==> flow/design.v <==
`timescale 1ns / 1ps
module multiplier (
    input  wire        clk,
    input  wire        rst,      
    input  wire [31:0] x,        
    input  wire [31:0] y,        
    input  wire        start,    
    output reg  [63:0] z,        
    output wire        busy      
  );
  localparam IDLE = 1'b0;
  localparam CALC = 1'b1;
  reg        state;
  reg [5:0]  count;
  reg [31:0] M;
  reg [64:0] P;
  reg        busy_r;
  assign busy = busy_r;
  wire [31:0] A = P[64:33];
  wire [1:0]  booth_bits = P[1:0];
  wire [31:0] add_sub_val = (booth_bits == 2'b01) ? M :
       (booth_bits == 2'b10) ? (~M + 1'b1) : 32'd0;
  wire [31:0] next_A = A + add_sub_val;
  wire [64:0] next_P = {next_A[31], next_A, P[32:1]};
  always @(posedge clk or posedge rst)
  begin
    if (rst)
    begin
      state  <= IDLE;
      count  <= 6'd0;
      M      <= 32'd0;
      P      <= 65'd0;
      z      <= 64'd0;
      busy_r <= 1'b0;
    end
    else
    begin
      case (state)
        IDLE:
        begin
          if (start)
          begin
            M      <= x;
            P      <= {32'd0, y, 1'b0};
            count  <= 6'd0;
            busy_r <= 1'b1;
            state  <= CALC;
          end
        end
        CALC:
        begin
          P <= next_P;
          count <= count + 1'b1;
          if (count == 6'd31)
          begin
            state  <= IDLE;
            z      <= next_P[64:1];
            busy_r <= 1'b0;
          end
        end
      endcase
    end
  end
endmodule
`timescale 1ns / 1ps
module mac (
    input  wire        clk,
    input  wire        rst,
    input  wire [31:0] x,
    input  wire [31:0] y,
    input  wire        start,
    output wire [31:0] z,
    output wire        busy
  );
  wire        busy0;
  wire        busy1;
  wire        busy2;
  wire        busy3;
  wire [31:0] x0 = {{24{x[ 7]}}, x[ 7: 0]};
  wire [31:0] x1 = {{24{x[15]}}, x[15: 8]};
  wire [31:0] x2 = {{24{x[23]}}, x[23:16]};
  wire [31:0] x3 = {{24{x[31]}}, x[31:24]};
  wire [31:0] y0 = {{24{y[ 7]}}, y[ 7: 0]};
  wire [31:0] y1 = {{24{y[15]}}, y[15: 8]};
  wire [31:0] y2 = {{24{y[23]}}, y[23:16]};
  wire [31:0] y3 = {{24{y[31]}}, y[31:24]};
  wire [63:0] result0;
  wire [63:0] result1;
  wire [63:0] result2;
  wire [63:0] result3;
  assign busy = busy0 | busy1 | busy2 | busy3;
  assign z    = result0[31:0] + result1[31:0] + result2[31:0] + result3[31:0];
  multiplier U_mul0 (
               .clk    (clk),
               .rst    (rst),
               .x      (x0),
               .y      (y0),
               .start  (start),
               .z      (result0),
               .busy   (busy0)
             );
  multiplier U_mul1 (
               .clk    (clk),
               .rst    (rst),
               .x      (x1),
               .y      (y1),
               .start  (start),
               .z      (result1),
               .busy   (busy1)
             );
  multiplier U_mul2 (
               .clk    (clk),
               .rst    (rst),
               .x      (x2),
               .y      (y2),
               .start  (start),
               .z      (result2),
               .busy   (busy2)
             );
  multiplier U_mul3 (
               .clk    (clk),
               .rst    (rst),
               .x      (x3),
               .y      (y3),
               .start  (start),
               .z      (result3),
               .busy   (busy3)
             );
endmodule
==> reports on mac <==
### Tool chain data of mac

Each step is given for the RTL above and for the edited RTL.
"original" refers to lines of the RTL above, "edited" to lines of the edited file.
"difference" is "edited" less "original", of the values as shown.
Operators: Yosys type, input widths -> output width; for muxes data width and select width s.
Cell names lack the library's common part.
Not given: -

| set-up | value |
|---|---|
| design top | mac |
| clock | clk |
| standard-cell library | sky130hd |
| timing corner | tt_025C_1v80 |

### Edit of the RTL

Unified diff, file above to edited file.
This change comes from a script, not from a designer. The edited design behaves differently; no optimisation was intended.

```diff
@@ -52,5 +52,5 @@
           P <= next_P;
           count <= count + 1'b1;
-          if (count == 6'd31)
+          if (count < 6'd31)
           begin
             state  <= IDLE;
```

### Word-level counts

Counts by Yosys on the flattened word-level netlist (proc, flatten, opt, wreduce; memories kept). Register bits leave out memories and registers merged into their read ports (data or address). Print and check cells are left out. Cells with the same type and inputs are merged into one.

Operators by class:

| element | original | edited | difference |
|---|---|---|---|
| add/subtract/negate cells | 15 | 15 | 0 |
| shift-type cells | 0 | 0 | 0 |
| divide/modulo/power cells | 0 | 0 | 0 |
| equality and inequality tests | 20 | 16 | -4 |
| order comparisons | 0 | 4 | +4 |
| muxes and demuxes | 39 | 39 | 0 |
| reductions and logical operators | 12 | 12 | 0 |
| multiply operators | 0 | 0 | 0 |
| bitwise operators | 11 | 11 | 0 |

Operator list:

| kind | original | edited | difference |
|---|---|---|---|
| $eq 6x5->1 const B | 4 | 0 | -4 |
| $lt 6x5->1 const B | 0 | 4 | +4 |
| $reduce_and 2->1 | 12 | 12 | 0 |
| $mux 1 | 10 | 10 | 0 |
| $mux 32 | 8 | 8 | 0 |
| $ne 2x2->1 const B | 8 | 8 | 0 |
| $pmux 1 s2 | 8 | 8 | 0 |
| $add 32x32->32 | 7 | 7 | 0 |
| $add 32x1->32 const B | 4 | 4 | 0 |
| $add 6x1->6 const B | 4 | 4 | 0 |
| $eq 2x1->1 const B | 4 | 4 | 0 |
| $eq 2x2->1 const B | 4 | 4 | 0 |
| $mux 65 | 4 | 4 | 0 |
| $not 1->1 | 4 | 4 | 0 |
| $not 32->32 | 4 | 4 | 0 |
| $pmux 6 s2 | 4 | 4 | 0 |
| $pmux 65 s2 | 4 | 4 | 0 |
| $or 1x1->1 | 3 | 3 | 0 |
| $mux 6 | 1 | 1 | 0 |

Word-level totals:

| element | original | edited | difference |
|---|---|---|---|
| memory bits (writable) | 0 | 0 | 0 |
| memory bits (read-only) | 0 | 0 | 0 |
| input port bits | 67 | 67 | 0 |
| clocked read ports x word width | 0 | 0 | 0 |
| register bits after elaboration | 452 | 452 | 0 |
| memories kept | 0 | 0 | 0 |
| bits in latches | 0 | 0 | 0 |
| cells after elaboration | 121 | 121 | 0 |

### Depth

Longest topological path by Yosys (ltp), each cell counted once; first at word level (registers and memories cut), then after technology mapping (sequential cells cut; the memories' decode and read muxes count).

Depth:

| element | original | edited | difference |
|---|---|---|---|
| word-level depth | 6 | 6 | 0 |
| ABC_AREA | 0 | 0 | - |
| depth in mapped cells | 18 | 19 | +1 |
| depth with buffers taken out | 18 | 19 | +1 |

### Netlist

The flow's flattened synthesis, as Yosys stat reports it; memories are mapped. The netlist is that of the ABC_AREA named above (0 if unset); the other value can give another one.

Synthesis totals:

| element | original | edited | difference |
|---|---|---|---|
| buffer cells | 163 | 147 | -16 |
| mapped cells | 3287 | 3134 | -153 |
| cell area after synthesis (um2) | 28797.6 | 28643.7 | -153.9 |
| flip-flop cells | 448 | 448 | 0 |
| sequential area (um2) | 11210.8 | 11210.8 | 0.0 |

Cells by type:

| type | original | edited | difference |
|---|---|---|---|
| nand2_1 | 632 | 536 | -96 |
| o21ai_0 | 445 | 359 | -86 |
| mux2_2 | 42 | 128 | +86 |
| a21o_1 | 85 | 57 | -28 |
| clkbuf_1 | 149 | 132 | -17 |
| o21ai_1 | 2 | 19 | +17 |
| a21oi_1 | 247 | 236 | -11 |
| xnor2_1 | 80 | 91 | +11 |
| nor3b_1 | 16 | 5 | -11 |
| inv_1 | 215 | 205 | -10 |
| and3_1 | 18 | 10 | -8 |
| o21bai_1 | 19 | 26 | +7 |
| nand2b_1 | 24 | 19 | -5 |
| a211oi_1 | 8 | 13 | +5 |
| nor3_1 | 19 | 23 | +4 |
| o2111ai_1 | 6 | 2 | -4 |
| a21boi_0 | 1 | 5 | +4 |
| xor2_1 | 68 | 65 | -3 |

Not every row of either side is listed.
By module: a second synthesis without flattening, with its own total; a netlist apart from the flattened one above.

Unflattened totals:

| element | original | edited | difference |
|---|---|---|---|
| cell total of the unflattened synthesis | 4575 | 4635 | +60 |
| area (unflattened synthesis) (um2) | 40278.6 | 40543.9 | +265.3 |

Rows give one instance, submodules left out.

Modules, original:

| module | times used | area (um2) | seq. area (um2) | cells |
|---|---|---|---|---|
| multiplier | 4 | 9216.3 | 4179.0 | 1032 |
| mac | 1 | 3413.3 | 0.0 | 447 |

Modules, edited:

| module | times used | area (um2) | seq. area (um2) | cells |
|---|---|---|---|---|
| multiplier | 4 | 9282.7 | 4179.0 | 1047 |
| mac | 1 | 3413.3 | 0.0 | 447 |

### Path before layout

Source: OpenSTA report_checks on the synthesized netlist (no wires, ideal clock, input and output delay 20% of the period each), path of least setup slack; recovery checks are left aside. Register names are those of the netlist, which keeps one name where synthesis merged equal registers.

Path post-synthesis:

| element | original | edited | difference |
|---|---|---|---|
| path kind | flip-flop to output port | flip-flop to output port | - |
| start | register U_mul1.z[1] | register U_mul0.z[1] | - |
| end | output z[29] | output z[29] | - |
| delay of the path (ns) | 3.745 | 3.842 | +0.097 |
| driving pins on the path | 16 | 17 | +1 |
| data arrival time (ns) | 3.745 | 3.842 | +0.097 |
| clock period (ns) | 7.0 | 7.0 | 0.0 |
| path buffers | 0 | 0 | 0 |
| path slack (ns) | 1.855 | 1.758 | -0.097 |
| synthesis period reached (ns) | 5.145 | 5.242 | +0.097 |

"delay of the path" is the arrival time less input delay plus setup time.
A path that ends at an output port has no setup time.
"driving pins on the path": output pins that drive a net of the path, with the launching flip-flop's if there is one; two outputs of one cell count as two.
"synthesis period reached" is the clock period less the worst setup slack; recovery checks do not enter. This is arithmetic on one report: input and output delays are still those of the set period (20% each).
The rows between start and end are the longest chain of elaborated cells between them; the timing report does not say that the signal goes this way. Where chains are equally long, one stands for them.
Each line given opens the expression or statement behind the cell; cells for indexed reads and writes are added by Yosys, which also makes memories of some case tables.

| between the ends, post-synthesis, original | value |
|---|---|
| cell sequence | dfrtp_1 -> inv_1 -> fa_1 -> fa_1 -> inv_1 -> ha_1 -> fa_1 -> a21oi_1 -> o21bai_1 -> a211oi_1 -> o31ai_1 -> a21oi_1 -> o21bai_1 -> a31o_2 -> a221oi_1 -> xnor2_1 |
| length of the longest elaborated chain | 3 |
| elaborated cells between the ends (all ways) | 3 |
| those cells by class | 3 x add/sub |

RTL lines, path post-synthesis, original:

| element | RTL line | source |
|---|---|---|
| start, declared | 8 | `output reg  [63:0] z,` |
| start, assigned | 33 | `z      <= 64'd0;` |
| start, assigned | 57 | `z      <= next_P[64:1];` |
| $add 32x32->32 x3 | 92 | `assign z    = result0[31:0] + result1[31:0] + result2[31:0] + result3[31:0];` |
| end, declared | 72 | `output wire [31:0] z,` |

| between the ends, post-synthesis, edited | value |
|---|---|
| cell sequence | dfrtp_1 -> inv_1 -> fa_1 -> fa_1 -> inv_1 -> ha_1 -> fa_1 -> a211oi_1 -> o211ai_1 -> a41oi_1 -> o21ai_1 -> a21oi_1 -> a311oi_1 -> o21a_1 -> o21ai_1 -> nand2b_1 -> xor2_1 |
| length of the longest elaborated chain | 3 |
| elaborated cells between the ends (all ways) | 3 |
| those cells by class | 3 x add/sub |

RTL lines, path post-synthesis, edited:

| element | RTL line | source |
|---|---|---|
| start, declared | 8 | `output reg  [63:0] z,` |
| start, assigned | 33 | `z      <= 64'd0;` |
| start, assigned | 57 | `z      <= next_P[64:1];` |
| $add 32x32->32 x3 | 92 | `assign z    = result0[31:0] + result1[31:0] + result2[31:0] + result3[31:0];` |
| end, declared | 72 | `output wire [31:0] z,` |

### Worst path after layout

Path of least setup slack in the final report of each run of set A (OpenROAD, finished layout, wires in). Where an end is a register, its clock arrival counts in the times.

Path post-layout:

| element | original | edited | difference |
|---|---|---|---|
| path kind | flip-flop to output port | flip-flop to output port | - |
| start | register U_mul2.z[1] | register U_mul0.z[1] | - |
| end | output z[31] | output z[25] | - |
| driving pins on the path | 17 | 18 | +1 |
| clock period (ns) | 6.72 | 6.72 | 0.00 |
| data arrival time (ns) | 5.12 | 5.12 | 0.00 |
| path slack (ns) | 0.26 | 0.26 | 0.00 |
| path buffers | 1 | 2 | +1 |

The rows between start and end are the longest chain of elaborated cells between them; the timing report does not say that the signal goes this way. Where chains are equally long, one stands for them.

| between the ends, post-layout, original | value |
|---|---|
| cell sequence | dfrtp_1 -> inv_1 -> fa_1 -> fa_1 -> inv_1 -> ha_1 -> fa_1 -> a21oi_2 -> o21bai_2 -> a211oi_2 -> o31ai_4 -> a21oi_2 -> o21bai_1 -> nand3_1 -> o211ai_1 -> xnor2_1 -> clkdlybuf4s50_1 |
| length of the longest elaborated chain | 2 |
| elaborated cells between the ends (all ways) | 2 |
| those cells by class | 2 x add/sub |

RTL lines, path post-layout, original:

| element | RTL line | source |
|---|---|---|
| start, declared | 8 | `output reg  [63:0] z,` |
| start, assigned | 33 | `z      <= 64'd0;` |
| start, assigned | 57 | `z      <= next_P[64:1];` |
| $add 32x32->32 x2 | 92 | `assign z    = result0[31:0] + result1[31:0] + result2[31:0] + result3[31:0];` |
| end, declared | 72 | `output wire [31:0] z,` |

| between the ends, post-layout, edited | value |
|---|---|
| cell sequence | dfrtp_1 -> inv_1 -> fa_1 -> fa_1 -> inv_1 -> ha_1 -> fa_2 -> a211oi_2 -> o211ai_1 -> a41oi_2 -> o21ai_4 -> a21oi_4 -> buf_4 -> nand3_1 -> a31o_2 -> a21oi_1 -> xnor2_1 -> clkdlybuf4s50_1 |
| length of the longest elaborated chain | 3 |
| elaborated cells between the ends (all ways) | 3 |
| those cells by class | 3 x add/sub |

RTL lines, path post-layout, edited:

| element | RTL line | source |
|---|---|---|
| start, declared | 8 | `output reg  [63:0] z,` |
| start, assigned | 33 | `z      <= 64'd0;` |
| start, assigned | 57 | `z      <= next_P[64:1];` |
| $add 32x32->32 x3 | 92 | `assign z    = result0[31:0] + result1[31:0] + result2[31:0] + result3[31:0];` |
| end, declared | 72 | `output wire [31:0] z,` |

### Layout results

Both versions went through the flow (Yosys, OpenROAD) with the same settings in each pair. Constraints: input delay and output delay 20% of the set period each, output load 0.01 pF.

| flow settings, set A | value |
|---|---|
| CORE_UTILIZATION | 40 |
| period_ns | 6.72 |
| CAP_MARGIN | 20 |
| CORE_MARGIN | 2 |
| SLEW_MARGIN | 20 |

Final reports, set A:

| element | original | edited | difference |
|---|---|---|---|
| final worst hold slack (ns) | 0.477 | 0.477 | 0.000 |
| worst setup slack after layout (ns) | 0.257 | 0.255 | -0.002 |
| period achieved (ns) | 6.463 | 6.465 | +0.002 |
| utilization after routing (%) | 45.6 | 45.4 | -0.2 |
| setup total negative slack (ns) | 0.000 | 0.000 | 0.000 |
| area of the die (um2) | 74155.5 | 73766.6 | -388.9 |
| synthesis area (um2) | 28797.6 | 28643.7 | -153.9 |
| std-cell area (final layout) (um2) | 32546.2 | 32362.3 | -183.9 |

| flow settings, set B | value |
|---|---|
| CELL_PAD_IN_SITES_DETAIL_PLACEMENT | 2 |
| CORE_ASPECT_RATIO | 1.06 |
| CORE_UTILIZATION | 35 |
| CTS_CLUSTER_SIZE | 69 |
| GPL_ROUTABILITY_DRIVEN | 0 |
| PLACE_DENSITY | 0.71 |
| SLEW_MARGIN | 35 |
| period_ns | 6.15 |
| CAP_MARGIN | 20 |
| CORE_MARGIN | 2 |

Final reports, set B:

| element | original | edited | difference |
|---|---|---|---|
| final worst hold slack (ns) | 0.503 | 0.507 | +0.004 |
| worst setup slack after layout (ns) | -0.585 | -1.021 | -0.436 |
| period achieved (ns) | 6.735 | 7.171 | +0.436 |
| utilization after routing (%) | 40.5 | 41.0 | +0.5 |
| setup total negative slack (ns) | -8.452 | -8.068 | +0.384 |
| area of the die (um2) | 84589.3 | 84145.1 | -444.2 |
| synthesis area (um2) | 28797.6 | 28643.7 | -153.9 |
| std-cell area (final layout) (um2) | 33118.0 | 33405.8 | +287.8 |

"period achieved": clock period set for the run, less the worst setup slack. It is reckoned from that one timing run; input and output delays stay at 20% of the period that was set.
